==> flow/design.v <==
module vga640x480(
    input wire i_clk,            
    input wire i_pix_stb,        
    input wire i_rst,            
    output wire o_hs,            
    output wire o_vs,            
    output wire o_blanking,      
    output wire o_active,        
    output wire o_screenend,     
    output wire o_animate,       
    output wire [9:0] o_x,       
    output wire [8:0] o_y        
    );
    localparam HS_STA = 16;               
    localparam HS_END = 16 + 96;          
    localparam HA_STA = 16 + 96 + 48;     
    localparam VS_STA = 480 + 10;         
    localparam VS_END = 480 + 10 + 2;     
    localparam VA_END = 480;              
    localparam LINE   = 800;              
    localparam SCREEN = 525;              
    reg [9:0] h_count;   
    reg [9:0] v_count;   
    assign o_hs = ~((h_count >= HS_STA) & (h_count < HS_END));
    assign o_vs = ~((v_count >= VS_STA) & (v_count < VS_END));
    assign o_x = (h_count < HA_STA) ? 0 : (h_count - HA_STA);
    assign o_y = (v_count >= VA_END) ? (VA_END - 1) : (v_count);
    assign o_blanking = ((h_count < HA_STA) | (v_count > VA_END - 1));
    assign o_active = ~((h_count < HA_STA) | (v_count > VA_END - 1)); 
    assign o_screenend = ((v_count == SCREEN - 1) & (h_count == LINE));
    assign o_animate = ((v_count == VA_END - 1) & (h_count == LINE));
    always @ (posedge i_clk)
    begin
        if (i_rst)   
        begin
            h_count <= 0;
            v_count <= 0;
        end
        if (i_pix_stb)   
        begin
            if (h_count == LINE)   
            begin
                h_count <= 0;
                v_count <= v_count + 1;
            end
            else 
                h_count <= h_count + 1;
            if (v_count == SCREEN)   
                v_count <= 0;
        end
    end
endmodule
module blockRunner(
    input wire CLK,              
    input wire RST_BTN,          
    output wire VGA_HS_O,        
    output wire VGA_VS_O,        
    output reg [3:0] VGA_R,      
    output reg [3:0] VGA_G,      
    output reg [3:0] VGA_B,      
    output wire a, ba, c, d, e, f, g,
    output wire a1, ba1, c1, d1, e1, f1, g1,
    output wire a2, ba2, c2, d2, e2, f2, g2,
    output wire a3, ba3, c3, d3, e3, f3, g3,
    input SW0,
    input KEY0,
    input KEY1,
    input KEY2,
    input KEY3
    );
    wire rst = ~RST_BTN;     
    reg [15:0] cnt;
    reg pix_stb;
    always @(posedge CLK)
        if (RST_BTN == 1'b0)
            {pix_stb, cnt} <= 17'd0;
        else
            {pix_stb, cnt} <= cnt + 16'h8000;   
    wire [9:0] x;   
    wire [8:0] y;   
    vga640x480 display (
        .i_clk(CLK),
        .i_pix_stb(pix_stb),
        .i_rst(rst),
        .o_hs(VGA_HS_O),
        .o_vs(VGA_VS_O),
        .o_x(x),
        .o_y(y)
    );
   	wire backDrop, sun, moon, cloud, cloud2, cloud3;
   	assign backDrop = ((x > 0) & (y > 300) & (x < 640) & (y < 477)) ? 1 : 0;
	assign sun = ((x > 475) & (y > 50) & (x < 550) & (y < 125)) ? 1 : 0;
	assign moon = ((x > 475) & (y > 50) & (x < 550) & (y < 125)) ? 1 : 0;
	assign cloud = ((x > cloud1X) & (x < cloud1Width + cloud1X) & (y > 75) & (y < 125)) ? 1 : 0;
	assign cloud2 = ((x > cloud2X) & (x < cloud2Width + cloud2X) & (y > 100) & (y < 150)) ? 1 : 0;
	assign cloud3 = ((x > cloud3X) & (x < cloud3Width + cloud3X) & (y > 85) & (y < 135)) ? 1 : 0;
	assign star = ((x > 20) & (x < 25) & (y > 50) & (y < 55)) ? 1 : 0;
	assign star1 = ((x > 70) & (x < 75) & (y > 125) & (y < 130)) ? 1 : 0;
	assign star2 = ((x > 100) & (x < 105) & (y > 30) & (y < 35)) ? 1 : 0;
	assign star3 = ((x > 150) & (x < 155) & (y > 65) & (y < 70)) ? 1 : 0;
	assign star4 = ((x > 200) & (x < 205) & (y > 20) & (y < 25)) ? 1 : 0;
	assign star5 = ((x > 240) & (x < 245) & (y > 80) & (y < 85)) ? 1 : 0;
	assign star6 = ((x > 300) & (x < 305) & (y > 90) & (y < 95)) ? 1 : 0;
	assign star7 = ((x > 340) & (x < 345) & (y > 40) & (y < 45)) ? 1 : 0;
	assign star8 = ((x > 410) & (x < 415) & (y > 75) & (y < 80)) ? 1 : 0;
	assign star9 = ((x > 450) & (x < 455) & (y > 90) & (y < 95)) ? 1 : 0;
	assign o1left = ((x > 90) & (y > 120) & (x < 120) & (y < 250)) ? 1 : 0;
	assign o1right = ((x > 190) & (y > 120) & (x < 220) & (y < 250)) ? 1 : 0;
	assign o1top = ((x > 90) & (y > 120) & (x < 220) & (y < 150)) ? 1 : 0;
	assign o1bottom = ((x > 90) & (y > 220) & (x < 220) & (y < 250)) ? 1 : 0;
	assign o2left = ((x > 285) & (y > 120) & (x < 315) & (y < 250)) ? 1 : 0;
	assign o2right = ((x > 385 ) & (y > 120) & (x < 415) & (y < 250 )) ? 1 : 0;
	assign o2top = ((x > 285) & (y > 120) & (x < 415) & (y < 150)) ? 1 : 0;
	assign o2bottom = ((x > 285) & (y > 220) & (x < 415) & (y < 250)) ? 1 : 0;
	assign fleft = ((x > 480) & (y > 120) & (x < 510) & (y <  250)) ? 1 : 0;
	assign ftop = ((x > 490) & (y > 120) & (x < 570) & (y < 150)) ? 1 : 0;
	assign fbottom = ((x > 490) & (y > 180) & (x < 550) & (y < 210)) ? 1 : 0;
	reg[9:0] cloud1X, cloud2X, cloud3X;
	reg[9:0] cloud1Width, cloud2Width, cloud3Width;
	reg nightToggle, dayToggle;
always@(posedge CLK)
	begin
		case(s)
			menu: begin
					cloud1X <= 10'd110;
					cloud2X <= 10'd300;
					cloud3X <= 10'd10;
					cloud1Width <= 10'd100;
					cloud2Width <= 10'd100;
					cloud3Width <= 10'd90;
					nightToggle <= 1'd0;
					dayToggle <= 1'd1;
					end
			playingDay: begin
						if(countTime >= 990)
							begin
								cloud1X <= cloud1X + 3'd2;
								cloud2X <= cloud2X + 1'd1;
								cloud3X <= cloud3X + 1'd1;
							end
						if(countDayNight >= 20)
							begin
								nightToggle <= !nightToggle;
								dayToggle <= !dayToggle;
							end
						end
			playingNight: begin
						if(countTime >= 990)
							begin
								cloud1X <= cloud1X + 3'd2;
								cloud2X <= cloud2X + 1'd1;
								cloud3X <= cloud3X + 1'd1;
							end
						if(countDayNight >= 20)
							begin
								nightToggle <= !nightToggle;
								dayToggle <= !dayToggle;
							end
						end		
		endcase
	end
	reg [1:0] s;
	reg [1:0] ns;
	parameter 
		menu = 2'd0,
		lose = 2'd1,
		playingDay = 2'd2,
		playingNight = 2'd3;
always@(posedge CLK or negedge RST_BTN)
begin
	if (RST_BTN == 1'b0)
		begin
			s <= menu;
		end
	else
		begin
			s <= ns;
		end
end
always@(*)
begin
	case(s)
		menu: 	begin
				if(KEY0 == 1'b0)
				begin
					ns = playingDay;
				end
				else
					ns = menu;
				end
		playingDay: begin
				if(hit == 1'b1)
					ns = lose;
				else if(nightToggle)
					ns = playingNight;
				else
					ns = playingDay;
				end
		playingNight: begin
				if(hit == 1'b1)
					ns = lose;
				else if(dayToggle)
					ns = playingDay;
				else
					ns = playingNight;
				end
		lose: begin
				if(KEY1 == 1'b0)
					ns = menu;
				else
					ns = lose;
				end
	endcase
end
sevenSeg ones(oneOut[3], oneOut[2], oneOut[1], oneOut[0], a, ba, c, d, e, f, g);
sevenSeg tens(tenOut[3], tenOut[2], tenOut[1], tenOut[0], a1, ba1, c1, d1, e1, f1, g1);
sevenSeg hunds(hunOut[3], hunOut[2], hunOut[1], hunOut[0], a2, ba2, c2, d2, e2, f2, g2);
sevenSeg thous(thoOut[3], thoOut[2], thoOut[1], thoOut[0], a3, ba3, c3, d3, e3, f3, g3);
reg[3:0] oneCount, oneHi, oneOut;
reg[3:0] tenCount, tenHi, tenOut;
reg[3:0] hunCount, hunHi, hunOut;
reg[3:0] thoCount, thoHi, thoOut;
always@(posedge CLK)
	begin
		if(RST_BTN == 1'b0)
			begin
				oneHi <= 4'd0;
				tenHi <= 4'd0;
				hunHi <= 4'd0;
				thoHi <= 4'd0;
			end
		if(SW0 == 1'b1)
			begin
				oneOut <= oneHi;
				tenOut <= tenHi;
				hunOut <= hunHi;
				thoOut <= thoHi;
			end
		else
			begin
				oneOut <= oneCount;
				tenOut <= tenCount;
				hunOut <= hunCount;
				thoOut <= thoCount;
			end
		case(s)
			menu: begin
					oneCount <= 4'd0;
					tenCount <= 4'd0;
					hunCount <= 4'd0;
					thoCount <= 4'd0;
					end
			playingDay: begin
						if(countTime >= 1_000)
							begin
								oneCount <= oneCount + 1'd1;
								if(oneCount >= 4'd9)
									begin
										tenCount <= tenCount + 1'd1;
										oneCount <= 1'd0;
									end
								if(tenCount > 4'd9)
									begin
										hunCount <= hunCount + 1'd1;
										tenCount <= 1'd0;
									end
								if(hunCount > 4'd9)
									begin
										thoCount <= thoCount + 1'd1;
										hunCount <= 1'd0;
									end
							end
						end
				playingNight: begin
						if(countTime >= 1_000)
							begin
								oneCount <= oneCount + 1'd1;
								if(oneCount >= 4'd9)
									begin
										tenCount <= tenCount + 1'd1;
										oneCount <= 1'd0;
									end
								if(tenCount >= 4'd9)
									begin
										hunCount <= hunCount + 1'd1;
										tenCount <= 1'd0;
									end
								if(hunCount >= 4'd9)
									begin
										thoCount <= thoCount + 1'd1;
										hunCount <= 1'd0;
									end
							end
						end
				lose: begin
						if(thoCount > thoHi)
							begin
								oneHi <= oneCount;
								tenHi <= tenCount;
								hunHi <= hunCount;
								thoHi <= thoCount;
							end
						else if(thoCount == thoHi)
							begin
								if(hunCount > hunHi)
									begin
										oneHi <= oneCount;
										tenHi <= tenCount;
										hunHi <= hunCount;
										thoHi <= thoCount;
									end
								else if(hunCount == hunHi)
									begin
										if(tenCount > tenHi)
											begin
												oneHi <= oneCount;
												tenHi <= tenCount;
												hunHi <= hunCount;
												thoHi <= thoCount;
											end
										else if(tenCount == tenHi)
											begin
												if(oneCount > oneHi)
													begin
														oneHi <= oneCount;
														tenHi <= tenCount;
														hunHi <= hunCount;
														thoHi <= thoCount;
													end
											end
									end
							end
						end				
			endcase
	end
wire bg = ~(backDrop || sun || blocks[0] || blocks[1] || blocks[2] || blocks[3] || dino || cloud || cloud2 || cloud3) && (x >= 1 && x <= 639 && y >= 1 && y <= 479);
always@(*)
	begin
		case(s)
			menu: begin
						VGA_R[3] = backDrop | sun;        
						VGA_G[3] = blocks[0] | blocks[1] | blocks[3] | blocks[2] | sun;  
						VGA_B[3] = dino | bg;         
						VGA_R[2] = backDrop | sun | cloud | cloud2 | cloud3 | bg;         
						VGA_G[2] = blocks[0] | blocks[1] | blocks[3] | blocks[2] | backDrop | sun | cloud | cloud2 | cloud3 | bg;  
						VGA_B[2] = cloud | cloud2 | cloud3 | dino;         
						VGA_R[1] = backDrop | sun | cloud | cloud2 | cloud3 | bg;         
						VGA_G[1] = backDrop | sun | cloud | cloud2 | cloud3 | bg;  
						VGA_B[1] = backDrop | cloud | cloud2 | cloud3 | dino;         
						VGA_R[0] = backDrop | cloud | cloud2 | cloud3;         
						VGA_G[0] = cloud | cloud2 | cloud3;  
						VGA_B[0] = cloud | cloud2 | cloud3 | dino | bg;         
					end
			playingDay: begin
						VGA_R[3] = backDrop | sun;         
						VGA_G[3] = blocks[0] | blocks[1] | blocks[3] | blocks[2] | sun;  
						VGA_B[3] = dino | bg;         
						VGA_R[2] = backDrop | sun | cloud | cloud2 | cloud3 | bg;         
						VGA_G[2] = backDrop | blocks[0] | blocks[1] | blocks[3] | blocks[2] | sun | cloud | cloud2 | cloud3 | bg;  
						VGA_B[2] = dino | cloud | cloud2 | cloud3;         
						VGA_R[1] = backDrop | sun | cloud | cloud2 | cloud3 | bg;         
						VGA_G[1] = backDrop | sun | cloud | cloud2 | cloud3 | bg; 
						VGA_B[1] = backDrop | dino | cloud | cloud2 | cloud3;         
						VGA_R[0] = backDrop | cloud | cloud2 | cloud3;         
						VGA_G[0] = cloud | cloud2 | cloud3;  
						VGA_B[0] = dino | cloud | cloud2 | cloud3 | bg;         
					end
			playingNight: begin
						VGA_R[3] = moon | star | star1 | star2 | star3 | star4 | star5 | star6 | star7 | star8 | star9;
						VGA_G[3] = moon | star | star1 | star2 | star3 | star4 | star5 | star6 | star7 | star8 | star9 | blocks[0] | blocks[1] | blocks[3] | blocks[2];  
						VGA_B[3] = dino | moon | star | star1 | star2 | star3 | star4 | star5 | star6 | star7 | star8 | star9;         
						VGA_R[2] = backDrop | moon | cloud | cloud2 | cloud3 |star | star1 | star2 | star3 | star4 | star5 | star6 | star7 | star8 | star9;         
						VGA_G[2] = backDrop | moon | cloud | cloud2 | cloud3 | star | star1 | star2 | star3 | star4 | star5 | star6 | star7 | star8 | star9 | blocks[0] | blocks[1] | blocks[3] | blocks[2];  
						VGA_B[2] = dino | cloud | cloud2 | cloud3 | moon | star | star1 | star2 | star3 | star4 | star5 | star6 | star7 | star8 | star9;         
						VGA_R[1] = backDrop | moon | cloud | cloud2 | cloud3 | star | star1 | star2 | star3 | star4 | star5 | star6 | star7 | star8 | star9;         
						VGA_G[1] = backDrop | moon | cloud | cloud2 | cloud3 | star | star1 | star2 | star3 | star4 | star5 | star6 | star7 | star8 | star9; 
						VGA_B[1] = backDrop | dino | cloud | cloud2 | cloud3 | moon | star | star1 | star2 | star3 | star4 | star5 | star6 | star7 | star8 | star9;         
						VGA_R[0] = backDrop | cloud | cloud2 | cloud3 | moon | star | star1 | star2 | star3 | star4 | star5 | star6 | star7 | star8 | star9;         
						VGA_G[0] = cloud | cloud2 | cloud3 | moon | star | star1 | star2 | star3 | star4 | star5 | star6 | star7 | star8 | star9;  
						VGA_B[0] = dino | cloud | cloud2 | cloud3 | moon | star | star1 | star2 | star3 | star4 | star5 | star6 | star7 | star8 | star9;         
						end
			lose: begin
						VGA_R[0] = backDrop;         
						VGA_G[0] = blocks[0] | blocks[1] | blocks[3] | blocks[2];  
						VGA_B[0] = 0;         
						VGA_R[1] = backDrop | o1left | o1right | o1bottom | o1top | o2left | o2right | o2top | o2bottom | fleft | ftop | fbottom;         
						VGA_G[1] = 0;  
						VGA_B[1] = 0;        
						VGA_R[2] = backDrop;         
						VGA_G[2] = 0; 
						VGA_B[2] = 0;         
						VGA_R[3] = backDrop | o1left | o1right | o1bottom | o1top | o2left | o2right | o2top | o2bottom | fleft | ftop | fbottom;         
						VGA_G[3] = 0;  
						VGA_B[3] = 0;         
					end
		endcase
end
wire dino;
reg[9:0] dinoX;
reg[8:0] dinoY;
reg[9:0] dinoWidth;
reg[8:0] dinoHeight;
reg[1:0] direction;
reg[7:0] speedD;
reg[19:0] count;
reg[7:0] count2;
reg st_count2;
always@(posedge CLK)
	begin
		case(s)
		menu: 		begin
					dinoX <= 75;
					dinoWidth <= 15;
					dinoHeight <= 40;			
				end
		playingDay: begin
			if(KEY2 == 1'b0)  
				begin
					dinoX <= 75;
					dinoWidth <= 15;
					dinoHeight <= 20;
					speedD <= 2;
				end
			else 
				begin
					dinoX <= 75;
					dinoWidth <= 15;
					dinoHeight <= 40;
					speedD <= 2;
				end
			end
		playingNight: begin
			if(KEY2 == 1'b0)  
				begin
					dinoX <= 75;
					dinoWidth <= 15;
					dinoHeight <= 20;
					speedD <= 2;
				end
			else 
				begin
					dinoX <= 75;
					dinoWidth <= 15;
					dinoHeight <= 40;
					speedD <= 2;
				end
			end
		endcase
	end
always@(posedge CLK)
	begin
		if(RST_BTN == 1'b0)
			begin
				count <= 20'd0;
				count2 <= 8'd0;
				st_count2 <= 1'b0;
			end
		else
		begin
		if(count == 20'd5000)
			begin
				count <= 20'd0;
			end
		else
			begin
				count <= count + 20'd1;
			end
		if (st_count2 == 1'b1)
			begin
				if (count2 <= 8'd90)
					begin
						if (count == 20'd5000)
							begin
								count2 <= count2 + 1'b1;
							end
					end
				else
					begin
						st_count2 <= 1'b0;
						count2 <= 8'd0;
					end
			end
		case(s)
			playingDay: begin
						if(KEY3 == 1'b0)
							begin
								st_count2 <= 1'b1;
							end
						else if(KEY2 == 1'b0 && st_count2 == 1'b1)
							begin
								count2 <= 8'd90;
							end
						end
			playingNight: begin
						if(KEY3 == 1'b0)
							begin
								st_count2 <= 1'b1;
							end
						else if(KEY2 == 1'b0 && st_count2 == 1'b1)
							begin
								count2 <= 8'd90;
							end
						end
		endcase
		end
end
assign dino = ((x > dinoX) & (x < dinoWidth + dinoX) & (y > dinoY) & (y < dinoHeight + dinoY)) ? 1 : 0;
always@(posedge CLK)
	begin
		case(s)
			menu: begin
					dinoY <= 260;
					direction <= 2'd3;
					end
			playingDay: begin
					if(count == 20'd5000)  
						begin
							if(direction == 2'b1)
								begin
									dinoY <= dinoY - speedD;
								end
							else if(direction == 2'd2)
								begin
									dinoY <= dinoY + speedD;
								end
							else if (direction == 2'd3)
								begin
									dinoY <= dinoY;
								end
							if(count2 > 8'd0 && count2 <= 8'd45)
								begin
									direction <= 2'b1;
								end
							else if(count2 >= 8'd45 && count2 <= 8'd90)
								begin
									direction <= 2'd2;
								end
							else if(count2 == 8'd0)
								begin
									direction <= 2'd3;
								end
							end
							else if(KEY2 == 1'b0  && (count2 >= 90 || count2 == 0))  
								begin
									dinoY <= 280;
								end
							else if(count2 >= 90 || count2 == 0)
								begin
									dinoY <= 260;
								end
						end
			playingNight: begin
					if(count == 20'd5000)  
						begin
							if(direction == 2'b1)
								begin
									dinoY <= dinoY - speedD;
								end
							else if(direction == 2'd2)
								begin
									dinoY <= dinoY + speedD;
								end
							else if (direction == 2'd3)
								begin
									dinoY <= dinoY;
								end
							if(count2 > 8'd0 && count2 <= 8'd45)
								begin
									direction <= 2'b1;
								end
							else if(count2 >= 8'd45 && count2 <= 8'd90)
								begin
									direction <= 2'd2;
								end
							else if(count2 == 8'd0)
								begin
									direction <= 2'd3;
								end
							end
							else if(KEY2 == 1'b0  && (count2 >= 90 || count2 == 0))
								begin
									dinoY <= 280;
								end
							else if(count2 >= 90 || count2 == 0)
								begin
									dinoY <= 260;
								end
					end
		endcase
end
	randomBlock randGen(CLK, rstRand, rstSeed, seed, ranHeight, ranWidth, ranY);
	reg rstRand;
	wire[3:0] blocks;
	reg[9:0] b1X, b2X, b3X, b4X;
	reg[8:0] b1Y, b2Y, b3Y, b4Y;
	wire[8:0] ranY;
	reg[9:0] b1Width, b2Width, b3Width, b4Width;
	wire[8:0] ranWidth;
	reg[8:0] b1Height, b2Height, b3Height, b4Height;
	wire[8:0] ranHeight;
	reg[7:0] speedB;
	reg[19:0] countB1, countB2;
	reg[25:0] countTime;
	reg[5:0] countTime2, countDayNight;
	assign blocks[0] = ((x > b1X) & (x < b1Width + b1X) & (y > b1Y) & (y < b1Height + b1Y)) ? 1 : 0;
	assign blocks[1] = ((x > b2X) & (x < b2Width + b2X) & (y > b2Y) & (y < b2Height + b2Y)) ? 1 : 0;
	assign blocks[2] = ((x > b3X) & (x < b3Width + b3X) & (y > b3Y) & (y < b3Height + b3Y)) ? 1 : 0;
	assign blocks[3] = ((x > b4X) & (x < b4Width + b4X) & (y > b4Y) & (y < b4Height + b4Y)) ? 1 : 0;
always@(posedge CLK) 
	begin
		if(RST_BTN == 1'b0)
			begin
				countTime <= 26'd0;
				countB1 <= 20'd0;
			end
		case(s)
			menu: begin
				b1Width <= 20;
				b2Width <= 20;
				b3Width <= 20;
				b4Width <= 25;
				b1Height <= 20;
				b2Height <= 40;
				b3Height <= 30;
				b4Height <= 10;
				b1Y <= 280;
				b2Y <= 260;
				b3Y <= 270;
				b4Y <= 260;
				b1X <= 10;
				b2X <= 690;
				b3X <= 460;
				b4X <= 230;
				speedB <= 1;
				countTime2 <= 1'd0;
				countDayNight <= 1'd0;
				rstRand <= 1'b0;
				end
			playingDay:	begin
					rstRand <= 1'b1;				
					if(blocks[0] == 1'b1 && (b1X < 1 || b1X > 679))
						begin
							b2Width <= ranWidth;
							b2Height <= ranHeight;
							b2Y <= ranY;
						end
					if(blocks[1] == 1'b1 && (b2X < 1 || b2X > 679))
						begin
							b3Width <= ranWidth;
							b3Height <= ranHeight;
							b3Y <= ranY;
						end
					if(blocks[2] == 1'b1 && (b3X < 1 || b3X > 679))
						begin
							b4Width <= ranWidth;
							b4Height <= ranHeight;
							b4Y <= ranY;
						end
					if(blocks[3] == 1'b1 && (b4X < 1 || b4X > 679))
						begin
							b1Width <= ranWidth;
							b1Height <= ranHeight;
							b1Y <= ranY;
						end
					countTime <= countTime + 1'd1;
					countB1 <= countB1 + 1'd1;
					if(countB1 == 20'd5000)
						begin
							b1X <= b1X - speedB;
							b2X <= b2X - speedB;
							b3X <= b3X - speedB;
							b4X <= b4X - speedB;
							countB1 <= 20'd0;
						end
					if(countTime >= 1_000)
						begin
							countTime <= 0;
							countTime2 <= countTime2 + 1'd1;
							countDayNight <= countDayNight + 1'd1;
						end
					if(countTime2 >= 5'd30 && speedB <= 5'd3)
						begin
							speedB <= speedB + 1'd1;
							countTime2 <= 1'd0;
						end
					if(countDayNight >= 5'd20)
						begin
							countDayNight <= 5'd0;
						end
				end
			playingNight:	begin
					rstRand <= 1'b1;
					if(blocks[0] == 1'b1 && (b1X < 1 || b1X > 679))
						begin
							b1Width <= ranWidth;
							b1Height <= ranHeight;
							b1Y <= ranY;
						end
					if(blocks[1] == 1'b1 && (b2X < 1 || b2X > 679))
						begin
							b2Width <= ranWidth;
							b2Height <= ranHeight;
							b2Y <= ranY;
						end
					if(blocks[2] == 1'b1 && (b3X < 1 || b3X > 679))
						begin
							b3Width <= ranWidth;
							b3Height <= ranHeight;
							b3Y <= ranY;
						end
					if(blocks[3] == 1'b1 && (b4X < 1 || b4X > 679))
						begin
							b4Width <= ranWidth;
							b4Height <= ranHeight;
							b4Y <= ranY;
						end
					countTime <= countTime + 1'd1;
					countB1 <= countB1 + 1'd1;
					if(countB1 == 20'd5000)
						begin
							b1X <= b1X - speedB;
							b2X <= b2X - speedB;
							b3X <= b3X - speedB;
							b4X <= b4X - speedB;
							countB1 <= 20'd0;
						end
					if(countTime >= 1_000)
						begin
							countTime <= 0;
							countTime2 <= countTime2 + 1'd1;
							countDayNight <= countDayNight + 1'd1;
						end
					if(countTime2 >= 5'd30 && speedB <= 5'd3)
						begin
							speedB <= speedB + 1'd1;
							countTime2 <= 1'd0;
						end
					if(countDayNight >= 5'd20)
						begin
							countDayNight <= 5'd0;
						end
				end
		endcase
	end
reg[2:0] seedCount, seed;
reg rstSeed;
always@(posedge CLK)
	begin
		case(s)
			menu: begin
					rstSeed <= 1'b1;
					seedCount <= 1'b0;
					end
			playingDay: begin
							rstSeed <= 1'b1;
							seedCount <= seedCount + 1'd1;
							if(seedCount >= 3'd8)
								begin
									seedCount <= 3'd0;
								end
							if(KEY3 == 1'b0 || KEY2 == 1'b0)
								begin
									rstSeed <= 1'b0;
									seed <= seedCount;
								end
							end
			playingNight: begin
							rstSeed <= 1'b1;
							seedCount <= seedCount + 1'd1;
							if(seedCount >= 3'd8)
								begin
									seedCount <= 3'd0;
								end
							if(KEY3 == 1'b0 || KEY2 == 1'b0)
								begin
									rstSeed <= 1'b0;
									seed <= seedCount;
								end
							end
		endcase
	end
wire hit;
assign hit = ((dino && blocks[0]) || (dino && blocks[1]) || (dino && blocks[3]) || (dino && blocks[2]));
endmodule
module sevenSeg(a, b, c, d, o1, o2, o3, o4, o5, o6, o7);
	input a, b, c, d; 
	output o1, o2, o3, o4, o5, o6, o7;
	assign o1 =~((~b&~d) | (~a&c) | (b&c) | (a&~d) | (~a&b&d) | (a&~b&~c));
	assign o2 =~((~a&~b) | (~b&~d) | (~a&~c&~d) | (~a&c&d) | (a&~c&d));
	assign o3 =~((~a&~c) | (~a&d) | (~c&d) | (~a&b) | (a&~b));
	assign o4 =~((~a&~b&~d) | (~b&c&d) | (b&~c&d) | (b&c&~d) | (a&~c&~d));
	assign o5 =~((~b&~d) | (c&~d) | (a&c) | (a&b));
	assign o6 =~((~c&~d) | (b&~d) | (a&~b) | (a&c) | (~a&b&~c));
	assign o7 =~((~b&c) | (c&~d) | (a&~b) | (a&d) | (~a&b&~c));
endmodule 
module linearFeedShiftReg(
input clk, rst, rstSeed,
input[2:0] seed,
output reg[2:0] out
);
always@(posedge clk)
	begin
		if(rst == 1'b0)
			out <= seed;
		else
			out <= {out[1]^out[2], out[2:0]};
	end
endmodule
module randomBlock(
input clk, rst, rstSeed,
input[2:0] seed,
output reg[5:0] height, width,
output reg[8:0] yVal
);
reg[2:0] S, NS;
wire[2:0] out;
linearFeedShiftReg regboi(clk, rstSeed, seed, out);
parameter
	blockT1 = 3'b000,
	blockT2 = 3'b001,
	blockT3 = 3'b010,
	blockT4 = 3'b011,
	blockT5 = 3'b100,
	blockT6 = 3'b101,
	blockT7 = 3'b110,
	blockT8 = 3'b111;
always@(posedge clk or negedge rst)
	begin
		if(rst == 1'b0)
			S <= blockT1;
		else
			S <= NS;
	end
always@(posedge clk)
	begin
		case(S)
			blockT1: begin
						height <= 6'd20;
						width <= 6'd20;
						yVal <= 9'd280;
						NS <= blockT2;
						end
			blockT2: begin
						height <= 6'd40;
						width <= 6'd15;
						yVal <= 9'd260;
						NS <= blockT3;
						end
			blockT3: begin
						height <= 6'd30;
						width <= 6'd10;
						yVal <= 9'd270;
						NS <= blockT4;
						end
			blockT4: begin
						height <= 6'd40;
						width <= 6'd20;
						yVal <= 9'd260;
						NS <= blockT5;
						end
			blockT5: begin
						height <= 6'd35;
						width <= 6'd20;
						yVal <= 9'd265;
						NS <= blockT6;
						end
			blockT6: begin
						height <= 6'd10;
						width <= 6'd25;
						yVal <= 9'd270;
						NS <= blockT7;
						end
			blockT7: begin
						height <= 6'd10;
						width <= 6'd25;
						yVal <= 9'd280;
						NS <= blockT8;
						end
			blockT8: begin
						height <= 6'd10;
						width <= 6'd25;
						yVal <= 9'd260;
						NS <= blockT1;
						end
			default: NS <= out;
		endcase
	end
endmodule
==> reports on blockRunner <==
=== Reports on blockRunner ===
Module blockRunner before and after one edit of its RTL, step after step.
Lines under "original" count in the file above, lines under "edited" in the edited file.
"change" is "edited" less "original", of the values as shown; "rel. change" is that difference over "original", in percent.
Library cell names are shortened.
Not given: --

* Top module: blockRunner
* Clock port: CLK
* Cell library: sky130hd
* Corner: tt_025C_1v80

=== Edit of the RTL ===
Unified diff, file above to edited file.
This change comes from a script, not from a designer. The edited design behaves differently; no optimisation was intended.

<pre>
@@ -114,5 +114,5 @@
 	assign o2bottom = ((x > 285) & (y > 220) & (x < 415) & (y < 250)) ? 1 : 0;
 	assign fleft = ((x > 480) & (y > 120) & (x < 510) & (y <  250)) ? 1 : 0;
-	assign ftop = ((x > 490) & (y > 120) & (x < 570) & (y < 150)) ? 1 : 0;
+	assign ftop = ((x > 490) & (y > 120) & (x < 570) & (y != 150)) ? 1 : 0;
 	assign fbottom = ((x > 490) & (y > 180) & (x < 550) & (y < 210)) ? 1 : 0;
 	reg[9:0] cloud1X, cloud2X, cloud3X;
</pre>

=== Word level ===
Source: Yosys, flattened and elaborated, memories not mapped. Widths are those after wreduce. Registers that Yosys merges into a memory's read port (data or address) are not register bits. Print and check cells do not count.
Memory sizes are those after Yosys's memory passes, which may raise the word count (mostly to a power of two), join words into wider ones and drop unused or constant bits.

{| class="wikitable"
|+ Cells by class
! what !! original !! edited !! change !! rel. change (%)
|-
| equal/unequal tests || 39 || 40 || +1 || +2.56
|-
| $add $sub $neg || 36 || 36 || 0 || 0.00
|-
| bitwise logic cells || 509 || 509 || 0 || 0.00
|-
| mux-type cells || 200 || 200 || 0 || 0.00
|-
| $mul || 0 || 0 || 0 || --
|-
| divide/modulo/power cells || 0 || 0 || 0 || --
|-
| shift operators || 0 || 0 || 0 || --
|-
| reductions and logical operators || 59 || 59 || 0 || 0.00
|-
| order comparisons || 129 || 129 || 0 || 0.00
|}

{| class="wikitable"
|+ Operators with widths
! kind !! original !! edited !! change
|-
| inequality test 9 x 8 -> 1 bit (second input constant) || 0 || 1 || +1
|}

Unchanged operator kinds not shown: 105.

{| class="wikitable"
|+ Storage and ports
! what !! original !! edited !! change !! rel. change (%)
|-
| output and inout bits || 42 || 42 || 0 || 0.00
|-
| bits in read-only memories || 152 || 152 || 0 || 0.00
|-
| latch bits || 0 || 0 || 0 || --
|-
| RAM bits || 0 || 0 || 0 || --
|-
| bits in registers || 405 || 405 || 0 || 0.00
|-
| clocked read ports x word width || 19 || 19 || 0 || 0.00
|-
| memory cells || 1 || 1 || 0 || 0.00
|-
| input port bits || 7 || 7 || 0 || 0.00
|}

{| class="wikitable"
|+ Memories
! what !! original !! edited
|-
| shape (words x width / read and write ports) || 8x19 r1 w0 || 8x19 r1 w0
|}

=== Logic depth ===
Longest topological path by Yosys (ltp), each cell counted once; first at word level (registers and memories cut), then after technology mapping (sequential cells cut; the memories' decode and read muxes count).

{| class="wikitable"
|+ Logic depth
! what !! original !! edited !! change !! rel. change (%)
|-
| depth after elaboration || 26 || 26 || 0 || 0.00
|-
| ABC_AREA || 0 || 0 || -- || --
|-
| mapped depth || 20 || 19 || -1 || -5.00
|}

=== Netlist ===
Yosys stat after the flow's synthesis: flattened, memories mapped to cells. It holds for the ABC_AREA given above (unset counts as 0); a run with the other value may have another netlist.

{| class="wikitable"
|+ Mapped netlist
! what !! original !! edited !! change !! rel. change (%)
|-
| mapped area (um2) || 25356.8 || 25320.5 || -36.3 || -0.14
|-
| area of sequential cells (um2) || 9014.9 || 9014.9 || 0.0 || 0.00
|-
| cells in the netlist || 2824 || 2831 || +7 || +0.25
|-
| flip-flop cells || 332 || 332 || 0 || 0.00
|-
| buffers || 99 || 102 || +3 || +3.03
|}

{| class="wikitable"
|+ Cells by type
! type !! original !! edited !! change !! rel. change (%)
|-
| a21o_1 || 41 || 58 || +17 || +41.46
|-
| or2_2 || 9 || 21 || +12 || +133.33
|-
| inv_1 || 256 || 246 || -10 || -3.91
|-
| nor3_1 || 67 || 77 || +10 || +14.93
|-
| nand4_1 || 48 || 38 || -10 || -20.83
|-
| o31ai_1 || 16 || 6 || -10 || -62.50
|-
| nor2_1 || 277 || 268 || -9 || -3.25
|-
| a211o_1 || 12 || 3 || -9 || -75.00
|-
| a211oi_1 || 22 || 14 || -8 || -36.36
|-
| o21ai_0 || 160 || 167 || +7 || +4.38
|-
| a21boi_0 || 15 || 8 || -7 || -46.67
|-
| clkbuf_1 || 79 || 85 || +6 || +7.59
|-
| nand2b_1 || 40 || 46 || +6 || +15.00
|-
| and3_1 || 37 || 43 || +6 || +16.22
|-
| or3_1 || 21 || 27 || +6 || +28.57
|-
| o21bai_1 || 19 || 13 || -6 || -31.58
|-
| o2bb2ai_1 || 6 || 0 || -6 || -100.00
|-
| nand3_1 || 90 || 95 || +5 || +5.56
|}

Unchanged cell types not shown: 19.
Not every row of either side is listed.
By module: a second synthesis without flattening, with its own total; a netlist apart from the flattened one above.

{| class="wikitable"
|+ Second synthesis, totals
! what !! original !! edited !! change !! rel. change (%)
|-
| cell total of the unflattened synthesis || 2887 || 2897 || +10 || +0.35
|-
| area total of the unflattened synthesis (um2) || 27018.4 || 27030.9 || +12.5 || +0.05
|}

Rows give one instance, submodules left out.

{| class="wikitable"
|+ Modules, original
! module !! instances !! seq. area (um2) !! area (um2) !! cells
|-
| blockRunner || 1 || 8909.8 || 23905.4 || 2527
|-
| vga640x480 || 1 || 500.5 || 1498.9 || 177
|-
| sevenSeg || 4 || 0.0 || 230.2 || 32
|-
| randomBlock || 1 || 415.4 || 693.2 || 55
|}

{| class="wikitable"
|+ Modules, edited
! module !! instances !! seq. area (um2) !! area (um2) !! cells
|-
| blockRunner || 1 || 8909.8 || 23936.7 || 2535
|-
| vga640x480 || 1 || 500.5 || 1480.2 || 179
|-
| sevenSeg || 4 || 0.0 || 230.2 || 32
|-
| randomBlock || 1 || 415.4 || 693.2 || 55
|}

=== Path before layout ===
OpenSTA on the mapped netlist: ideal clock, no wires. The path of least setup slack (recovery checks aside). Input and output delay are each 20% of the period. Register names are those of the netlist, which keeps one name where synthesis merged equal registers.

{| class="wikitable"
|+ Timing path post-synthesis
! what !! original !! edited !! change !! rel. change (%)
|-
| path kind || reg-to-output || reg-to-output || -- || --
|-
| from || register display.h_count[5] || register display.h_count[5] || -- || --
|-
| to || output port VGA_R[2] || output port VGA_R[1] || -- || --
|-
| setup slack (ns) || 3.336 || 3.510 || +0.174 || --
|-
| delay of the path (ns) || 4.664 || 4.490 || -0.174 || -3.73
|-
| path buffers || 5 || 3 || -2 || -40.00
|-
| arrival (ns) || 4.664 || 4.490 || -0.174 || -3.73
|-
| driving pins on the path || 19 || 19 || 0 || 0.00
|-
| time at the first pin (ns) || 0.000 || 0.000 || 0.000 || --
|-
| clock period (ns) || 10.0 || 10.0 || 0.0 || 0.00
|-
| synthesis period reached (ns) || 6.664 || 6.49 || -0.174 || -2.61
|}

"delay of the path" is the arrival time less input delay plus setup time.
At an output port there is no setup time.
"driving pins on the path" counts driving pins, that of a launching flip-flop among them; a cell with two outputs on the path counts twice.
"synthesis period reached" is the clock period less the worst setup slack; recovery checks do not enter. This is arithmetic on one report: input and output delays are still those of the set period (20% each).
The rows between start and end are the longest chain of elaborated cells between them; the timing report does not say that the signal goes this way. Where chains are equally long, one stands for them.
Each line given opens the expression or statement behind the cell; cells for indexed reads and writes are added by Yosys, which also makes memories of some case tables.
At most two assigning lines are given for a register; there are more.

On the way, post-synthesis, original:
* Path through: edfxtp_1 -> buf_2 -> clkbuf_1 -> buf_1 -> inv_1 -> ha_1 -> clkbuf_1 -> buf_2 -> nand2_1 -> o2bb2ai_1 -> ha_1 -> nand4_1 -> nor2_1 -> a2111o_1 -> a2111oi_0 -> a311oi_4 -> nor3b_2 -> o21a_1 -> o21ai_0
* Length of the longest elaborated chain: 22
* Elaborated cells between the ends (all ways): 155
* Those cells by class: add/sub (1); compare (43); mux (22); logic (76); reduce/logical (13)

{| class="wikitable"
|+ RTL lines, path post-synthesis, original
! what !! RTL line !! RTL
|-
| start, declared || 22 || <nowiki>reg [9:0] h_count;</nowiki>
|-
| start, assigned || 36 || <nowiki>h_count <= 0;</nowiki>
|-
| start, assigned || 47 || <nowiki>h_count <= h_count + 1;</nowiki>
|-
| < comparator 10 x 8 -> 1 bit || 26 || <nowiki>assign o_x = (h_count < HA_STA) ? 0 : (h_count - HA_STA);</nowiki>
|-
| 2-to-1 mux 10 bit || 26 ||
|-
| > comparator 10 x 1 -> 1 bit || 91 || <nowiki>assign backDrop = ((x > 0) & (y > 300) & (x < 640) & (y < 477)) ? 1 : 0;</nowiki>
|-
| bitwise AND 1 bit (3 in a row) || 91 ||
|-
| 2-to-1 mux 1 bit || 91 ||
|-
| bitwise OR 1 bit (14 in a row) || 372 || <nowiki>VGA_R[2] = backDrop | moon | cloud | cloud2 | cloud3 |star | star1 | star2 | star3 | star4 | star5 | star6 | s ...</nowiki>
|-
| parallel mux 1 bit (select 3 bit) || 339 || <nowiki>case(s)</nowiki>
|-
| end, declared || 58 || <nowiki>output reg [3:0] VGA_R,</nowiki>
|}

On the way, post-synthesis, edited:
* Path through: edfxtp_1 -> clkbuf_1 -> clkbuf_1 -> inv_1 -> ha_1 -> buf_2 -> and2_1 -> o21ai_0 -> nand2_1 -> ha_1 -> a21o_1 -> a21o_1 -> a221o_1 -> a311oi_1 -> and4b_1 -> o211a_1 -> or4_1 -> or3_1 -> o2111ai_1
* Length of the longest elaborated chain: 22
* Elaborated cells between the ends (all ways): 219
* Those cells by class: add/sub (1); compare (54); mux (33); logic (118); reduce/logical (13)

{| class="wikitable"
|+ RTL lines, path post-synthesis, edited
! what !! RTL line !! RTL
|-
| start, declared || 22 || <nowiki>reg [9:0] h_count;</nowiki>
|-
| start, assigned || 36 || <nowiki>h_count <= 0;</nowiki>
|-
| start, assigned || 47 || <nowiki>h_count <= h_count + 1;</nowiki>
|-
| < comparator 10 x 8 -> 1 bit || 26 || <nowiki>assign o_x = (h_count < HA_STA) ? 0 : (h_count - HA_STA);</nowiki>
|-
| 2-to-1 mux 10 bit || 26 ||
|-
| > comparator 10 x 1 -> 1 bit || 91 || <nowiki>assign backDrop = ((x > 0) & (y > 300) & (x < 640) & (y < 477)) ? 1 : 0;</nowiki>
|-
| bitwise AND 1 bit (3 in a row) || 91 ||
|-
| 2-to-1 mux 1 bit || 91 ||
|-
| bitwise OR 1 bit (14 in a row) || 375 || <nowiki>VGA_R[1] = backDrop | moon | cloud | cloud2 | cloud3 | star | star1 | star2 | star3 | star4 | star5 | star6 | ...</nowiki>
|-
| parallel mux 1 bit (select 3 bit) || 339 || <nowiki>case(s)</nowiki>
|-
| end, declared || 58 || <nowiki>output reg [3:0] VGA_R,</nowiki>
|}

=== Worst path after layout ===
From the final timing report of the runs of pair A: the path of least setup slack in the routed layout; clock arrival at registers is part of the times.

{| class="wikitable"
|+ Timing path post-layout
! what !! original !! edited !! change !! rel. change (%)
|-
| path kind || reg-to-output || reg-to-output || -- || --
|-
| from || register display.h_count[5] || register display.h_count[5] || -- || --
|-
| to || output port VGA_B[0] || output port VGA_R[1] || -- || --
|-
| setup slack (ns) || 1.79 || 1.36 || -0.43 || --
|-
| path buffers || 1 || 1 || 0 || 0.00
|-
| clock period (ns) || 10.0 || 10.0 || 0.0 || 0.00
|-
| arrival (ns) || 6.21 || 6.64 || +0.43 || +6.92
|-
| driving pins on the path || 15 || 16 || +1 || +6.67
|-
| time at the first pin (ns) || 0.58 || 0.56 || -0.02 || -3.45
|}

The rows between start and end are the longest chain of elaborated cells between them; the timing report does not say that the signal goes this way. Where chains are equally long, one stands for them.
At most two assigning lines are given for a register; there are more.

On the way, post-layout, original:
* Path through: edfxtp_1 -> o21ai_1 -> nand2_1 -> and2_1 -> ha_1 -> nor2_1 -> nor2_1 -> maj3_1 -> o32ai_1 -> a2111oi_0 -> a311oi_4 -> nor3b_2 -> nand4bb_1 -> a41oi_1 -> clkdlybuf4s50_1
* Length of the longest elaborated chain: 22
* Elaborated cells between the ends (all ways): 159
* Those cells by class: add/sub (1); compare (43); mux (22); logic (80); reduce/logical (13)

{| class="wikitable"
|+ RTL lines, path post-layout, original
! what !! RTL line !! RTL
|-
| start, declared || 22 || <nowiki>reg [9:0] h_count;</nowiki>
|-
| start, assigned || 36 || <nowiki>h_count <= 0;</nowiki>
|-
| start, assigned || 47 || <nowiki>h_count <= h_count + 1;</nowiki>
|-
| < comparator 10 x 8 -> 1 bit || 26 || <nowiki>assign o_x = (h_count < HA_STA) ? 0 : (h_count - HA_STA);</nowiki>
|-
| 2-to-1 mux 10 bit || 26 ||
|-
| > comparator 10 x 7 -> 1 bit || 507 || <nowiki>assign dino = ((x > dinoX) & (x < dinoWidth + dinoX) & (y > dinoY) & (y < dinoHeight + dinoY)) ? 1 : 0;</nowiki>
|-
| bitwise AND 1 bit (3 in a row) || 507 ||
|-
| 2-to-1 mux 1 bit || 507 ||
|-
| bitwise OR 1 bit (14 in a row) || 380 || <nowiki>VGA_B[0] = dino | cloud | cloud2 | cloud3 | moon | star | star1 | star2 | star3 | star4 | star5 | star6 | star ...</nowiki>
|-
| parallel mux 1 bit (select 4 bit) || 339 || <nowiki>case(s)</nowiki>
|-
| end, declared || 60 || <nowiki>output reg [3:0] VGA_B,</nowiki>
|}

On the way, post-layout, edited:
* Path through: edfxtp_1 -> inv_1 -> ha_1 -> inv_1 -> o21ai_1 -> inv_1 -> ha_1 -> and4_1 -> a221o_1 -> a311oi_1 -> and4b_1 -> o211a_1 -> or4_1 -> or3_1 -> o2111ai_1 -> clkdlybuf4s50_1
* Length of the longest elaborated chain: 22
* Elaborated cells between the ends (all ways): 219
* Those cells by class: add/sub (1); compare (54); mux (33); logic (118); reduce/logical (13)

{| class="wikitable"
|+ RTL lines, path post-layout, edited
! what !! RTL line !! RTL
|-
| start, declared || 22 || <nowiki>reg [9:0] h_count;</nowiki>
|-
| start, assigned || 36 || <nowiki>h_count <= 0;</nowiki>
|-
| start, assigned || 47 || <nowiki>h_count <= h_count + 1;</nowiki>
|-
| < comparator 10 x 8 -> 1 bit || 26 || <nowiki>assign o_x = (h_count < HA_STA) ? 0 : (h_count - HA_STA);</nowiki>
|-
| 2-to-1 mux 10 bit || 26 ||
|-
| > comparator 10 x 1 -> 1 bit || 91 || <nowiki>assign backDrop = ((x > 0) & (y > 300) & (x < 640) & (y < 477)) ? 1 : 0;</nowiki>
|-
| bitwise AND 1 bit (3 in a row) || 91 ||
|-
| 2-to-1 mux 1 bit || 91 ||
|-
| bitwise OR 1 bit (14 in a row) || 375 || <nowiki>VGA_R[1] = backDrop | moon | cloud | cloud2 | cloud3 | star | star1 | star2 | star3 | star4 | star5 | star6 | ...</nowiki>
|-
| parallel mux 1 bit (select 3 bit) || 339 || <nowiki>case(s)</nowiki>
|-
| end, declared || 58 || <nowiki>output reg [3:0] VGA_R,</nowiki>
|}

=== Flow runs ===
Both versions went through the flow (Yosys, OpenROAD) with the same settings in each pair. Constraints: input delay and output delay 20% of the set period each, output load 0.01 pF.

Settings, pair A:
* CORE_UTILIZATION: 40
* period_ns: 10.0
* CAP_MARGIN: 20
* CORE_MARGIN: 2
* SLEW_MARGIN: 20

{| class="wikitable"
|+ Measured results, pair A
! what !! original !! edited !! change !! rel. change (%)
|-
| overall power (µW) || 7888 || 6760 || -1128 || -14.30
|-
| setup total negative slack (ns) || 0.000 || 0.000 || 0.000 || --
|-
| achieved clock period (ns) || 8.206 || 8.636 || +0.430 || +5.24
|-
| cell area after synthesis (um2) || 25356.8 || 25320.5 || -36.3 || -0.14
|-
| die area (um2) || 65420.9 || 65328.8 || -92.1 || -0.14
|-
| worst slack on setup checks (ns) || 1.794 || 1.364 || -0.430 || --
|-
| standard-cell area of the final layout (um2) || 28220.8 || 28110.7 || -110.1 || -0.39
|}

Settings, pair B:
* ABC_AREA: 0
* CAP_MARGIN: 30
* CORE_UTILIZATION: 66
* GPL_ROUTABILITY_DRIVEN: 1
* MIN_ROUTING_LAYER: met1
* PLACE_DENSITY_LB_ADDON: 0.19
* SETUP_SLACK_MARGIN: -0.55
* SLEW_MARGIN: 35
* TNS_END_PERCENT: 95
* period_ns: 5.65
* CORE_MARGIN: 2

{| class="wikitable"
|+ Measured results, pair B
! what !! original !! edited !! change !! rel. change (%)
|-
| overall power (µW) || 14040 || 12267 || -1773 || -12.63
|-
| setup total negative slack (ns) || -3.291 || -2.847 || +0.444 || --
|-
| achieved clock period (ns) || 6.042 || 6.044 || +0.002 || +0.03
|-
| cell area after synthesis (um2) || 25356.8 || 25320.5 || -36.3 || -0.14
|-
| die area (um2) || 40004.0 || 39948.0 || -56.0 || -0.14
|-
| worst slack on setup checks (ns) || -0.392 || -0.394 || -0.002 || --
|-
| standard-cell area of the final layout (um2) || 28337.2 || 28823.9 || +486.7 || +1.72
|}

By "achieved clock period" is meant the clock period of the run minus its worst setup slack. This is arithmetic on one report: input and output delays are still those of the set period (20% each).
"overall power" rests on the timing tool's default activity at the inputs, not on a simulated workload.
